==> flow/design.v <==
module CPU_6507(
	output [12:0] addr_bus,
	output reg [7:0] d_out,
	input [7:0] d_in,
	output reg wenb,
	input clk,
	input rstb,
	input rdy
);
reg [7:0] A;
reg [7:0] X;
reg [7:0] Y;
reg carry;
reg intr_disable;
reg overflow;
reg decimal;
reg [7:0] stack_ptr;
reg negative;
reg zero;
reg [15:0] PC;
reg [15:0] full_addr;
assign addr_bus = full_addr[12:0];
reg [7:0] addr_in_buff;
reg [7:0] I;
reg is_reset;
reg [3:0] phase;
wire [7:0] instr = phase == 1 ? d_in : I;
wire isNOP = instr == 8'hEA;
wire isLoadOrStore = instr[7:6] == 2'b10 && !isNOP && !(
		instr == 8'h90 ||
		instr == 8'hB0 ||
		instr[3:0] == 4'h8 ||
		instr[3:0] == 4'hA
	);
wire isLoad = isLoadOrStore && instr[5];
wire isStore = isLoadOrStore && !instr[5];
wire isJSR = instr == 8'h20;
wire isRTS = instr == 8'h60;
wire isRTI = instr == 8'h40;
wire isTransfer = instr == 8'h98 || instr == 8'hA8 || (instr[3:0] == 4'hA && instr[7:6] == 2'b10);
wire isBranch = instr[4:0] == 5'h10;
wire isJump = instr == 8'h4C || instr == 8'h6C;
wire isStack = ~instr[7] && instr[4:0] == 5'h08;
wire pull = instr[5];
wire isSpecial = (~instr[7] && instr[4:0] == 5'h18) || instr == 8'hB8 || instr == 8'hD8 || instr == 8'hF8;
wire isArith = !isLoadOrStore && !isNOP && !isTransfer && !isBranch && !isJump && !isTransfer && !isStack && !isSpecial;
wire isBreak = instr == 8'h00;
wire isImplied = instr[3:0] == 4'hA || instr[3:0] == 4'h8;
wire isImmediate = instr[4:0] == 5'h09 || instr[3:0] == 4'h02 || (instr[7] && ~instr[4] && instr[3:0] == 0); 
wire isIndexed = instr[4];
wire indexedByY = instr[3:0] == 4'h1 || instr[3:0] == 4'h9 || instr == 8'h96 || instr == 8'hB6 || instr == 8'hBE;
wire indexedIndirect = instr[4:0] == 5'h01;
wire indirectIndexed = instr[4:0] == 5'h11;
wire zeropage = (indexedIndirect || indirectIndexed || instr[3:2] == 2'b01) && !isImplied;
wire addr16 = !isImmediate && (instr[3:0] == 4'h9 || instr[3:2] == 2'b11 || instr == 8'h20) && !isImplied;
wire isCompare = (instr[7:5] == 3'b110 && instr[1:0] == 2'b01) || instr[3:0] == 4'h4 || instr[3:0] == 4'h0 || instr[3:0] == 4'hC;
wire isBit = instr == 8'h2C || instr == 8'h24;
wire [7:0] ALU_in1 = ~instr[0] && instr[3:0] != 4'hA && ~instr[7] ? d_in : (  
		instr[7] && instr[1:0] == 2'b00 ? (instr[5] ? X : Y) : (
		instr[7] && instr[1:0] == 2'b01 ? A : (
		(instr[7] && instr[1:0] == 2'b10 && instr != 8'hCA) || isBit ? d_in : (
		instr == 8'hCA ? X : (instr == 8'h88 ? Y : A)
	))));
wire [7:0] ALU_in2 = d_in;
wire [7:0] ALU_nin2 = ~d_in;
reg [8:0] ALU_res;
wire [7:0] ALU_sub = ALU_in1 - ALU_in2;
wire [7:0] ALU_sbc = ALU_sub - !carry;
wire [3:0] ALU_opsel = {instr[0], instr[7:5]};
wire [8:0] CMP_res = {1'b0, ALU_in1} + {1'b0, ALU_nin2} + 9'd1;
always @(*) begin
	case(ALU_opsel)
		0: ALU_res <= {ALU_in1, 1'b0};
		1: ALU_res <= {ALU_in1, carry};
		2: ALU_res <= {ALU_in1[0], 1'b0, ALU_in1[7:1]};
		3: ALU_res <= {ALU_in1[0], carry, ALU_in1[7:1]};
		4: ALU_res <= {carry, ALU_in1 - 1'b1};
		5: ALU_res <= {carry, ALU_in1};
		6: ALU_res <= instr == 8'hC8 ? {carry, ALU_in1 + 1'b1} : {carry, ALU_in1 - 1'b1};
		7: ALU_res <= {carry, ALU_in1 + 1'b1};
		8: ALU_res <= {carry, ALU_in1 | ALU_in2};
		9: ALU_res <= {carry, ALU_in1 & ALU_in2};
		10: ALU_res <= {carry, ALU_in1 ^ ALU_in2};
		11: ALU_res <= ALU_in1 + ALU_in2 + carry;
		12: ALU_res <= {carry, ALU_in1};
		13: ALU_res <= {carry, ALU_in1};
		14: ALU_res <= ALU_in1 + ALU_nin2 + 1'b1;
		15: ALU_res <= ALU_in1 + ALU_nin2 + carry;
	endcase
end
wire toA = !isLoadOrStore && !isCompare && (
		instr[3:0] == 4'h1 ||
		instr[3:0] == 4'h5 ||
		instr[3:0] == 4'h9 ||
		(instr[3:0] == 4'hA && ~instr[7]) ||
		instr[3:0] == 4'hD
	);
wire toY = instr == 8'hC8 || instr == 8'h88;
wire toX = instr == 8'hE8 || instr == 8'hCA;
wire toMem = (instr[3:0] == 4'hE || instr[3:0] == 4'h6) && !isLoadOrStore;
wire loadstoreTargetA = instr[1:0] == 2'b01;
wire loadstoreTargetX = instr[1:0] == 2'b10;
wire loadstoreTargetY = instr[1:0] == 2'b00;
wire [7:0] status_word = {negative, overflow, 1'b0, 1'b0, decimal, intr_disable, zero, carry};
reg should_branch;
always @(*) begin
	case(instr[7:5])
		0: should_branch <= negative == 1'b0;
		1: should_branch <= negative == 1'b1;
		2: should_branch <= overflow == 1'b0;
		3: should_branch <= overflow == 1'b1;
		4: should_branch <= carry == 1'b0;
		5: should_branch <= carry == 1'b1;
		6: should_branch <= zero == 1'b0;
		7: should_branch <= zero == 1'b1;
	endcase
end
wire [2:0] transfer_idx = {instr[1], instr[5:4]};
reg [7:0] transfer_source;
always @(*) begin
	case(transfer_idx)
		1: transfer_source <= Y;
		2: transfer_source <= A;
		4: transfer_source <= X;
		5: transfer_source <= X;
		6: transfer_source <= A;
		7: transfer_source <= stack_ptr;
		default: transfer_source <= A;
	endcase
end
always @(posedge clk) begin
	if(!rstb) begin
		d_out <= 8'h00;
		full_addr <= 16'h0000;
		phase <= 2;
		is_reset <= 1'b1;
		I <= 8'h00;  
		wenb <= 1'b1;
		carry <= 1'b0;
		addr_in_buff <= 8'h00;
		intr_disable <= 1'b1;
		overflow <= 1'b0;
		decimal <= 1'b0;
		stack_ptr <= 8'h00;
		negative <= 1'b0;
		A <= 8'h00;
		X <= 8'h00;
		Y <= 8'h00;
		zero <= 1'b1;
	end else if(rdy) begin
		phase <= phase + 1;
		if(phase == 0) begin
			wenb <= 1'b1;
			full_addr <= PC;
			PC <= PC + 1;
		end else if(phase == 1) begin
			I <= d_in;
			if(isNOP) begin
				phase <= 0;
			end else if(isStack) begin
				if(pull) begin
					full_addr <= {8'h01, stack_ptr + 1'b1};
					stack_ptr <= stack_ptr + 1'b1;
					wenb <= 1'b1;
					phase <= 4;
				end else begin
					full_addr <= {8'h01, stack_ptr};
					stack_ptr <= stack_ptr - 1'b1;
					wenb <= 1'b0;
					d_out <= instr[6] ? A : status_word;
					phase <= 0;
				end
			end else if(isSpecial) begin
				case(instr[7:5])
					0: carry <= 1'b0;
					1: carry <= 1'b1;
					2: intr_disable <= 1'b0;
					3: intr_disable <= 1'b1;
					5: overflow <= 1'b0;
					6: decimal <= 1'b0;
					7: decimal <= 1'b1;
				endcase
				phase <= 0;
			end else if(isRTS || isRTI) begin
				phase <= isRTS ? 14 : 13;
				full_addr <= {8'h01, stack_ptr + 1'b1};
				stack_ptr <= stack_ptr + 1;
				wenb <= 1'b1;
			end else if(isTransfer) begin
				case(transfer_idx)
					1: A <= transfer_source;
					2: Y <= transfer_source;
					4: A <= transfer_source;
					5: stack_ptr <= transfer_source;
					6: X <= transfer_source;
					7: X <= transfer_source;
				endcase
				if(transfer_idx != 5) begin
					negative <= transfer_source[7];
					zero <= transfer_source == 8'h00;
				end
				phase <= 0;
			end else begin
				if(isImmediate || isBranch) begin
					full_addr <= PC;
					PC <= PC + 1;
					phase <= 4;
				end
				if(zeropage || addr16 || isJump || isJSR) begin
					full_addr <= PC;
					PC <= PC + 1;
				end
			end
		end else if(phase == 2) begin
			if(isBreak) begin
				full_addr <= 16'hFFFC | (~is_reset << 1);
			end else begin
				if(zeropage) begin
					if(indexedIndirect) begin
						full_addr <= {8'h00, d_in + X};
						phase <= 8;
					end else if(indirectIndexed) begin
						full_addr <= {8'h00, d_in};
						phase <= 8;
					end else if(isIndexed) begin
						full_addr <= {8'h00, d_in + (indexedByY ? Y : X)};
						phase <= 4;
					end else begin
						full_addr <= {8'h00, d_in};
						phase <= 4;
					end
				end
				if(addr16 || isJump || isJSR) begin
					addr_in_buff <= d_in;
					full_addr <= PC;
					PC <= PC + 1;
					if(isJSR) begin
						phase <= 10;
					end
				end
			end
		end else if(phase == 3) begin
			if(isBreak) begin
				addr_in_buff <= d_in;
				full_addr <= full_addr | 1;
			end else if(addr16 || isJump) begin
				if(instr == 8'h6C) begin
					full_addr <= {d_in, addr_in_buff};
					phase <= 8;
				end else if(isIndexed) begin
					full_addr <= {d_in, addr_in_buff} + (indexedByY ? Y : X);
				end else begin
					full_addr <= {d_in, addr_in_buff};
				end
			end
		end else if(phase == 4) begin
			phase <= 0;
			if(isBreak) begin
				if(is_reset) begin
					PC <= {d_in, addr_in_buff};
				end else begin
					phase <= 10;
				end
				is_reset <= 1'b0;
			end else if(isStack) begin
				if(instr[6]) begin
					A <= d_in;
					negative <= d_in[7];
					zero <= d_in == 8'h00;
				end else begin
					negative <= d_in[7];
					overflow <= d_in[6];
					decimal <= d_in[3];
					intr_disable <= d_in[2];
					zero <= d_in[1];
					carry <= d_in[0];
				end
			end else if(isJump) begin
				PC <= full_addr;
			end else if(isBranch) begin
				if(should_branch) begin
					PC <= PC + {d_in[7], d_in[7], d_in[7], d_in[7], d_in[7], d_in[7], d_in[7], d_in[7], d_in};
				end
			end else if(isBit) begin
				negative <= ALU_in1[7];
				overflow <= ALU_in1[6];
				zero <= (A & d_in) == 8'h00;
			end else if(isLoadOrStore) begin
				if(isLoad) begin
					if(loadstoreTargetA) begin
						A <= d_in;
					end else if(loadstoreTargetX) begin
						X <= d_in;
					end else if(loadstoreTargetY) begin
						Y <= d_in;
					end
					negative <= d_in[7];
					zero <= d_in == 8'h00;
				end else if(isStore) begin
					if(loadstoreTargetA) begin
						d_out <= A;
					end else if(loadstoreTargetX) begin
						d_out <= X;
					end else if(loadstoreTargetY) begin
						d_out <= Y;
					end
					wenb <= 1'b0;
				end
			end else if(toMem) begin
				d_out <= ALU_res[7:0];
				wenb <= 1'b0;
				negative <= ALU_res[7];
				zero <= ALU_res[7:0] == 0;
				if(~instr[7]) begin
					carry <= ALU_res[8];
				end
			end else if(toA) begin
				A <= ALU_res[7:0];
				carry <= ALU_res[8];
				zero <= ALU_res[7:0] == 0;
				negative <= ALU_res[7];
				if(ALU_opsel == 4'd11 || ALU_opsel == 4'd15) begin
					overflow <= (ALU_in1[7] == (ALU_opsel == 4'd11 ? ALU_in2[7] : ALU_nin2[7])) && (ALU_res[7] != ALU_in1[7]);
				end
			end else if(toX) begin
				X <= ALU_res[7:0];
				zero <= ALU_res[7:0] == 0;
				negative <= ALU_res[7];
			end else if(toY) begin
				Y <= ALU_res[7:0];
				zero <= ALU_res[7:0] == 0;
				negative <= ALU_res[7];
			end else if(isCompare) begin
				carry <= CMP_res[8];
				zero <= CMP_res[7:0] == 0;
				negative <= CMP_res[7];
			end
		end else if(phase == 8) begin
			addr_in_buff <= d_in;
			full_addr <= {full_addr[15:8], full_addr[7:0] + 1'b1};
			wenb <= 1'b1;
		end else if(phase == 9) begin
			if(indirectIndexed) begin
				full_addr <= {d_in, addr_in_buff} + Y;
			end else begin
				full_addr <= {d_in, addr_in_buff};
			end
			phase <= 4;
		end else if(phase == 10) begin
			full_addr <= {8'h01, stack_ptr};
			d_out <= PC[15:8];
			PC[15:8] <= d_in;
			wenb <= 1'b0;
			stack_ptr <= stack_ptr - 1;
		end else if(phase == 11) begin
			full_addr <= {8'h01, stack_ptr};
			d_out <= PC[7:0];
			PC[7:0] <= addr_in_buff;
			wenb <= 1'b0;
			stack_ptr <= stack_ptr - 1;
			if(!isBreak) begin
				phase <= 0;
			end
		end else if(phase == 12) begin
			full_addr <= {8'h01, stack_ptr};
			d_out <= status_word;
			wenb <= 1'b0;
			stack_ptr <= stack_ptr - 1;
			phase <= 0;
			intr_disable <= 1'b1;
		end else if(phase == 13) begin
			negative <= d_in[7];
			overflow <= d_in[6];
			decimal <= d_in[3];
			intr_disable <= d_in[2];
			zero <= d_in[1];
			carry <= d_in[0];
			full_addr <= {8'h01, stack_ptr + 1'b1};
			stack_ptr <= stack_ptr + 1;
			wenb <= 1'b1;
		end else if(phase == 14) begin
			PC[7:0] <= d_in;
			full_addr <= {8'h01, stack_ptr + 1'b1};
			stack_ptr <= stack_ptr + 1;
			wenb <= 1'b1;
		end else if(phase == 15) begin
			PC[15:8] <= d_in;
			full_addr <= {8'h01, stack_ptr + 1'b1};
			wenb <= 1'b1;
			phase <= 0;
		end else begin
			phase <= 0;
		end
	end
end
endmodule
Memo
Re: synthesis data of CPU_6507

Tool chain data of CPU_6507:

Tool output for the design above before and after an edit, in the order of the flow.
Lines under "before" count in the file above, lines under "after" in the edited file.
"difference": "after" minus "before" as printed here.
Cell names lack the library's common part.
Not given: -

* top: CPU_6507
* clock: clk
* cell library: sky130hd
* corner: tt_025C_1v80

The edit:

The edit as a unified diff against the file above.
A script made this edit. It changes what the design does and was not meant as an optimisation.

```diff
@@ -224,5 +224,5 @@
 						phase <= 8;
 					end else if(isIndexed) begin
-						full_addr <= {8'h00, d_in + (indexedByY ? Y : X)};
+						full_addr <= {8'h00, d_in - (indexedByY ? Y : X)};
 						phase <= 4;
 					end else begin
```

Elaborated design:

Counts by Yosys on the flattened word-level netlist (proc, flatten, opt, wreduce; memories kept). Register bits leave out memories and registers merged into their read ports (data or address). Print and check cells are left out.

Bit counts
* output and inout bits: before 22, after 22, difference 0
* bits in writable memories: before 0, after 0, difference 0
* bits in latches: before 0, after 0, difference 0
* clocked read ports x word width: before 0, after 0, difference 0
* input bits: before 11, after 11, difference 0
* cells after elaboration: before 808, after 808, difference 0
* memory bits (read-only): before 0, after 0, difference 0
* memories: before 0, after 0, difference 0
* bits in registers: before 100, after 100, difference 0

Operators by class
* equality and inequality tests: before 211, after 211, difference 0
* shift operators: before 0, after 0, difference 0
* reductions and logical operators: before 119, after 119, difference 0
* multiplexer cells: before 419, after 419, difference 0
* $lt $le $gt $ge: before 0, after 0, difference 0
* add/subtract/negate cells: before 21, after 21, difference 0
* bitwise gates (word level): before 17, after 17, difference 0
* multiply operators: before 0, after 0, difference 0
* div/mod/pow operators: before 0, after 0, difference 0

Operators by type and width
* adder 8 bit: before 2, after 1, difference -1
* subtractor 8 bit: before 0, after 1, difference +1

Operator kinds equal on both sides are left out: 91.

Depth:

Yosys ltp: most cells in a row. Word level: on the elaborated netlist, between registers, memories and ports. Mapped: between sequential cells and ports; inverters and the memories' decode and read muxes count.

Depth
* depth after elaboration: before 28, after 28, difference 0
* ABC_AREA: before 0, after 0
* depth in mapped cells: before 25, after 27, difference +2
* gate-level depth less buffers: before 22, after 25, difference +3

Mapped cells and area:

Source: synth_stat.txt of the flow (Yosys; design flattened, memories mapped). It holds for the ABC_AREA given above (unset counts as 0); a run with the other value may have another netlist.

Cells by type
* nor2_1: before 202, after 164, difference -38
* o21ai_0: before 133, after 169, difference +36
* o22ai_1: before 37, after 56, difference +19
* o221ai_1: before 33, after 14, difference -19
* a21oi_1: before 172, after 190, difference +18
* nor3_1: before 66, after 49, difference -17
* a22oi_1: before 15, after 31, difference +16
* xnor2_1: before 65, after 54, difference -11
* o31ai_1: before 29, after 18, difference -11
* a211oi_1: before 47, after 38, difference -9
* inv_1: before 63, after 71, difference +8
* nor4b_1: before 8, after 0, difference -8
* nand3_1: before 72, after 79, difference +7
* and2_1: before 16, after 23, difference +7
* clkbuf_1: before 121, after 115, difference -6
* mux2_2: before 21, after 15, difference -6
* buf_1: before 18, after 12, difference -6
* nor2b_1: before 11, after 17, difference +6

Cell types equal on both sides are left out: 16.
The list need not be complete.

Mapped netlist
* cells in the netlist: before 2084, after 2076, difference -8
* mapped flip-flops: before 100, after 100, difference 0
* mapped area (µm²): before 14682.8, after 14580.2, difference -102.6
* area of sequential cells (µm²): before 2162.1, after 2162.1, difference 0.0

Timing after synthesis:

Source: OpenSTA report_checks on the synthesized netlist (no wires, ideal clock, input and output delay 20% of the period each), path of least setup slack; recovery checks are left aside. Register names are those of the netlist, which keeps one name where synthesis merged equal registers.

Timing after synthesis
* path kind: before input-to-reg, after input-to-reg
* start: before input port d_in[2], after input port d_in[4]
* end: before register Y[7], after register A[6]
* path buffers: before 5, after 1, difference -4
* data arrival time (ns): before 6.634, after 6.293, difference -0.341
* setup time (ns): before 0.122, after 0.086, difference -0.036
* setup slack (ns): before 2.244, after 2.622, difference +0.378
* path delay (ns): before 4.956, after 4.579, difference -0.377
* time at the first pin (ns): before 1.800, after 1.800, difference 0.000
* stages: before 23, after 21, difference -2
* period (ns): before 9.0, after 9.0, difference 0.0
* synthesis period reached (ns): before 6.756, after 6.378, difference -0.378

"path delay" is the arrival time less input delay plus setup time.
"stages": output pins that drive a net of the path, with the launching flip-flop's if there is one; two outputs of one cell count as two.
"synthesis period reached" is the clock period less the worst setup slack; recovery checks do not enter. This is arithmetic on one report: input and output delays are still those of the set period (20% each).
The rows between start and end are the longest chain of elaborated cells between them; the timing report does not say that the signal goes this way. Where chains are equally long, one stands for them.
Each line given opens the expression or statement behind the cell; cells for indexed reads and writes are added by Yosys, which also makes memories of some case tables.
At most two assigning lines are given for a register; there are more.

On the way, after synthesis, before:
* cell sequence: buf_2 -> or4b_4 -> buf_6 -> or4_4 -> buf_6 -> a21bo_1 -> nand3_1 -> a31oi_2 -> nor2_1 -> ha_1 -> clkbuf_1 -> a21o_1 -> a21oi_1 -> o21ai_0 -> xnor2_1 -> a41o_1 -> a21oi_1 -> o32a_1 -> a211oi_1 -> and2_1 -> buf_6 -> a211oi_1 -> o311a_1
* length of the longest elaborated chain: 25
* elaborated cells between the ends (all ways): 133

Ends and longest elaborated chain, after synthesis, before
* from (decl): line 4 `input [7:0] d_in,`
* 2-to-1 mux 8 bit: line 27 `wire [7:0] instr = phase == 1 ? d_in : I;`
* == test 8 bit: line 62 `instr == 8'hCA ? X : (instr == 8'h88 ? Y : A)`
* 2-to-1 mux 8 bit (2 in a row): line 62
* 2-to-1 mux 8 bit: line 61 `(instr[7] && instr[1:0] == 2'b10 && instr != 8'hCA) || isBit ? d_in : (`
* 2-to-1 mux 8 bit: line 60 `instr[7] && instr[1:0] == 2'b01 ? A : (`
* 2-to-1 mux 8 bit: line 59 `instr[7] && instr[1:0] == 2'b00 ? (instr[5] ? X : Y) : (`
* 2-to-1 mux 8 bit: line 58 `wire [7:0] ALU_in1 = ~instr[0] && instr[3:0] != 4'hA && ~instr[7] ? d_in : (`
* [... 10 more ...]
* 2-to-1 mux 8 bit: line 278 `end else if(isJump) begin`
* 2-to-1 mux 8 bit: line 265 `end else if(isStack) begin`
* 2-to-1 mux 8 bit: line 258 `if(isBreak) begin`
* 2-to-1 mux 8 bit: line 256 `end else if(phase == 4) begin`
* 2-to-1 mux 8 bit: line 242 `end else if(phase == 3) begin`
* 2-to-1 mux 8 bit: line 214 `end else if(phase == 2) begin`
* 2-to-1 mux 8 bit: line 156 `end else if(phase == 1) begin`
* to (assign): line 192 `2: Y <= transfer_source;`
* to (assign): line 295 `Y <= d_in;`
* to (decl): line 12 `reg [7:0] Y;`

On the way, after synthesis, after:
* cell sequence: buf_2 -> and4bb_2 -> a2111oi_2 -> a31o_1 -> nor2_2 -> a211o_1 -> and2_1 -> ha_1 -> fa_1 -> a21o_1 -> a21o_1 -> or4_1 -> a32oi_1 -> and2_1 -> xor2_1 -> a22oi_1 -> a22oi_1 -> a21oi_1 -> a211oi_1 -> nor2_1 -> a211oi_1
* length of the longest elaborated chain: 23
* elaborated cells between the ends (all ways): 108

Ends and longest elaborated chain, after synthesis, after
* from (decl): line 4 `input [7:0] d_in,`
* 2-to-1 mux 8 bit: line 27 `wire [7:0] instr = phase == 1 ? d_in : I;`
* == test 8 bit: line 62 `instr == 8'hCA ? X : (instr == 8'h88 ? Y : A)`
* 2-to-1 mux 8 bit (2 in a row): line 62
* 2-to-1 mux 8 bit: line 61 `(instr[7] && instr[1:0] == 2'b10 && instr != 8'hCA) || isBit ? d_in : (`
* 2-to-1 mux 8 bit: line 60 `instr[7] && instr[1:0] == 2'b01 ? A : (`
* 2-to-1 mux 8 bit: line 59 `instr[7] && instr[1:0] == 2'b00 ? (instr[5] ? X : Y) : (`
* 2-to-1 mux 8 bit: line 58 `wire [7:0] ALU_in1 = ~instr[0] && instr[3:0] != 4'hA && ~instr[7] ? d_in : (`
* [... 8 more ...]
* 2-to-1 mux 8 bit: line 278 `end else if(isJump) begin`
* 2-to-1 mux 8 bit: line 265 `end else if(isStack) begin`
* 2-to-1 mux 8 bit: line 258 `if(isBreak) begin`
* 2-to-1 mux 8 bit: line 256 `end else if(phase == 4) begin`
* 2-to-1 mux 8 bit: line 242 `end else if(phase == 3) begin`
* 2-to-1 mux 8 bit: line 214 `end else if(phase == 2) begin`
* 2-to-1 mux 8 bit: line 156 `end else if(phase == 1) begin`
* to (assign): line 191 `1: A <= transfer_source;`
* to (assign): line 193 `4: A <= transfer_source;`
* to (decl): line 10 `reg [7:0] A;`

Worst path after layout:

From the final timing report of each run of set A: the path of least setup slack in the routed layout; clock arrival at registers is part of the times.

Timing after layout
* path kind: before input-to-reg, after input-to-reg
* start: before input port d_in[3], after input port d_in[2]
* end: before register Y[7], after register full_addr[14]
* stages: before 20, after 22, difference +2
* time at the first pin (ns): before 1.64, after 1.64, difference 0.00
* period (ns): before 8.2, after 8.2, difference 0.0
* setup time (ns): before 0.11, after 0.06, difference -0.05
* data arrival time (ns): before 7.86, after 8.23, difference +0.37
* setup slack (ns): before 0.61, after 0.30, difference -0.31
* path buffers: before 2, after 2, difference 0

The rows between start and end are the longest chain of elaborated cells between them; the timing report does not say that the signal goes this way. Where chains are equally long, one stands for them.
At most two assigning lines are given for a register; there are more.

On the way, after layout, before:
* cell sequence: clkdlybuf4s50_1 -> buf_4 -> nor2b_1 -> nand4_1 -> a32oi_1 -> and2_1 -> a31oi_2 -> nor2_1 -> ha_1 -> a21o_1 -> a21oi_1 -> o21ai_0 -> xnor2_1 -> a41o_1 -> a21oi_1 -> o32a_1 -> a211oi_1 -> and2_1 -> a211oi_1 -> o311a_1
* length of the longest elaborated chain: 25
* elaborated cells between the ends (all ways): 133

Ends and longest elaborated chain, after layout, before
* from (decl): line 4 `input [7:0] d_in,`
* 2-to-1 mux 8 bit: line 27 `wire [7:0] instr = phase == 1 ? d_in : I;`
* == test 8 bit: line 62 `instr == 8'hCA ? X : (instr == 8'h88 ? Y : A)`
* 2-to-1 mux 8 bit (2 in a row): line 62
* 2-to-1 mux 8 bit: line 61 `(instr[7] && instr[1:0] == 2'b10 && instr != 8'hCA) || isBit ? d_in : (`
* 2-to-1 mux 8 bit: line 60 `instr[7] && instr[1:0] == 2'b01 ? A : (`
* 2-to-1 mux 8 bit: line 59 `instr[7] && instr[1:0] == 2'b00 ? (instr[5] ? X : Y) : (`
* 2-to-1 mux 8 bit: line 58 `wire [7:0] ALU_in1 = ~instr[0] && instr[3:0] != 4'hA && ~instr[7] ? d_in : (`
* [... 10 more ...]
* 2-to-1 mux 8 bit: line 278 `end else if(isJump) begin`
* 2-to-1 mux 8 bit: line 265 `end else if(isStack) begin`
* 2-to-1 mux 8 bit: line 258 `if(isBreak) begin`
* 2-to-1 mux 8 bit: line 256 `end else if(phase == 4) begin`
* 2-to-1 mux 8 bit: line 242 `end else if(phase == 3) begin`
* 2-to-1 mux 8 bit: line 214 `end else if(phase == 2) begin`
* 2-to-1 mux 8 bit: line 156 `end else if(phase == 1) begin`
* to (assign): line 192 `2: Y <= transfer_source;`
* to (assign): line 295 `Y <= d_in;`
* to (decl): line 12 `reg [7:0] Y;`

On the way, after layout, after:
* cell sequence: clkdlybuf4s50_1 -> buf_4 -> mux2i_1 -> nand2_1 -> o21ai_2 -> nand2_1 -> o21ai_0 -> ha_1 -> inv_1 -> fa_1 -> nor2b_1 -> o21ai_0 -> a21boi_0 -> o21ai_0 -> a21oi_1 -> o21ai_0 -> a211oi_1 -> o21bai_1 -> or4_1 -> a31oi_1 -> a21oi_1 -> a21oi_1
* length of the longest elaborated chain: 18
* elaborated cells between the ends (all ways): 96

Ends and longest elaborated chain, after layout, after
* from (decl): line 4 `input [7:0] d_in,`
* 2-to-1 mux 8 bit: line 27 `wire [7:0] instr = phase == 1 ? d_in : I;`
* == test 5 x 4 -> 1 bit: line 49 `wire isImmediate = instr[4:0] == 5'h09 || instr[3:0] == 4'h02 || (instr[7] && ~instr[4] && instr[3:0] == 0);`
* logical OR 1 bit (2 in a row): line 49
* zero test 1 bit: line 55 `wire addr16 = !isImmediate && (instr[3:0] == 4'h9 || instr[3:2] == 2'b11 || instr == 8'h20) && !isImplied;`
* logical AND 1 bit (2 in a row): line 55
* logical OR 1 bit (3 in a row): line 209 `if(zeropage || addr16 || isJump || isJSR) begin`
* 2-to-1 mux 16 bit: line 209
* 2-to-1 mux 16 bit: line 189 `end else if(isTransfer) begin`
* 2-to-1 mux 16 bit: line 184 `end else if(isRTS || isRTI) begin`
* 2-to-1 mux 16 bit: line 173 `end else if(isSpecial) begin`
* 2-to-1 mux 16 bit: line 160 `end else if(isStack) begin`
* 2-to-1 mux 16 bit: line 158 `if(isNOP) begin`
* 2-to-1 mux 16 bit: line 156 `end else if(phase == 1) begin`
* 2-to-1 mux 16 bit: line 152 `if(phase == 0) begin`
* to (assign): line 162 `full_addr <= {8'h01, stack_ptr + 1'b1};`
* to (assign): line 167 `full_addr <= {8'h01, stack_ptr};`
* to (decl): line 21 `reg [15:0] full_addr;`

Measured runs:

Both versions went through the flow (Yosys, OpenROAD) with the same settings in each pair. Constraints: input delay and output delay 20% of the set period each, output load 0.01 pF.

Flow settings, set A:
* CORE_UTILIZATION: 40
* period_ns: 8.2
* CAP_MARGIN: 20
* CORE_MARGIN: 2
* SLEW_MARGIN: 20

Results, set A
* period achieved (ns): before 7.586, after 7.904, difference +0.318
* chip area after synthesis (Yosys) (µm²): before 14682.8, after 14580.2, difference -102.6
* total die area (µm²): before 38255.4, after 37993.8, difference -261.6
* standard-cell area after routing (µm²): before 15746.4, after 15660.0, difference -86.4
* summed negative setup slack (ns): before 0.000, after 0.000, difference 0.000
* worst hold slack after layout (ns): before 0.480, after 0.474, difference -0.006
* smallest setup slack (ns): before 0.614, after 0.296, difference -0.318
* power consumption (uW): before 3163, after 3380, difference +217
* final utilization: before 0.433, after 0.438, difference +0.005

Flow settings, set B:
* ABC_AREA: 1
* CELL_PAD_IN_SITES_GLOBAL_PLACEMENT: 1
* CORE_UTILIZATION: 28
* MAX_ROUTING_LAYER: met4
* PLACE_DENSITY_LB_ADDON: 0.13
* TNS_END_PERCENT: 35
* period_ns: 6.16
* CAP_MARGIN: 20
* CORE_MARGIN: 2
* SLEW_MARGIN: 20

Results, set B
* period achieved (ns): before 5.804, after 5.930, difference +0.126
* chip area after synthesis (Yosys) (µm²): before 14228.6, after 14335.0, difference +106.4
* total die area (µm²): before 52635.8, after 53022.0, difference +386.2
* standard-cell area after routing (µm²): before 16733.5, after 17171.5, difference +438.0
* summed negative setup slack (ns): before 0.000, after 0.000, difference 0.000
* worst hold slack after layout (ns): before 0.466, after 0.471, difference +0.005
* smallest setup slack (ns): before 0.356, after 0.230, difference -0.126
* power consumption (uW): before 5529, after 5625, difference +96
* final utilization: before 0.334, after 0.341, difference +0.007

"period achieved" means the clock period less the worst setup slack. The figure is calculated, with input and output delays left at 20% of the set period.
"power consumption" is the tool's figure for a default switching activity; nothing was simulated.
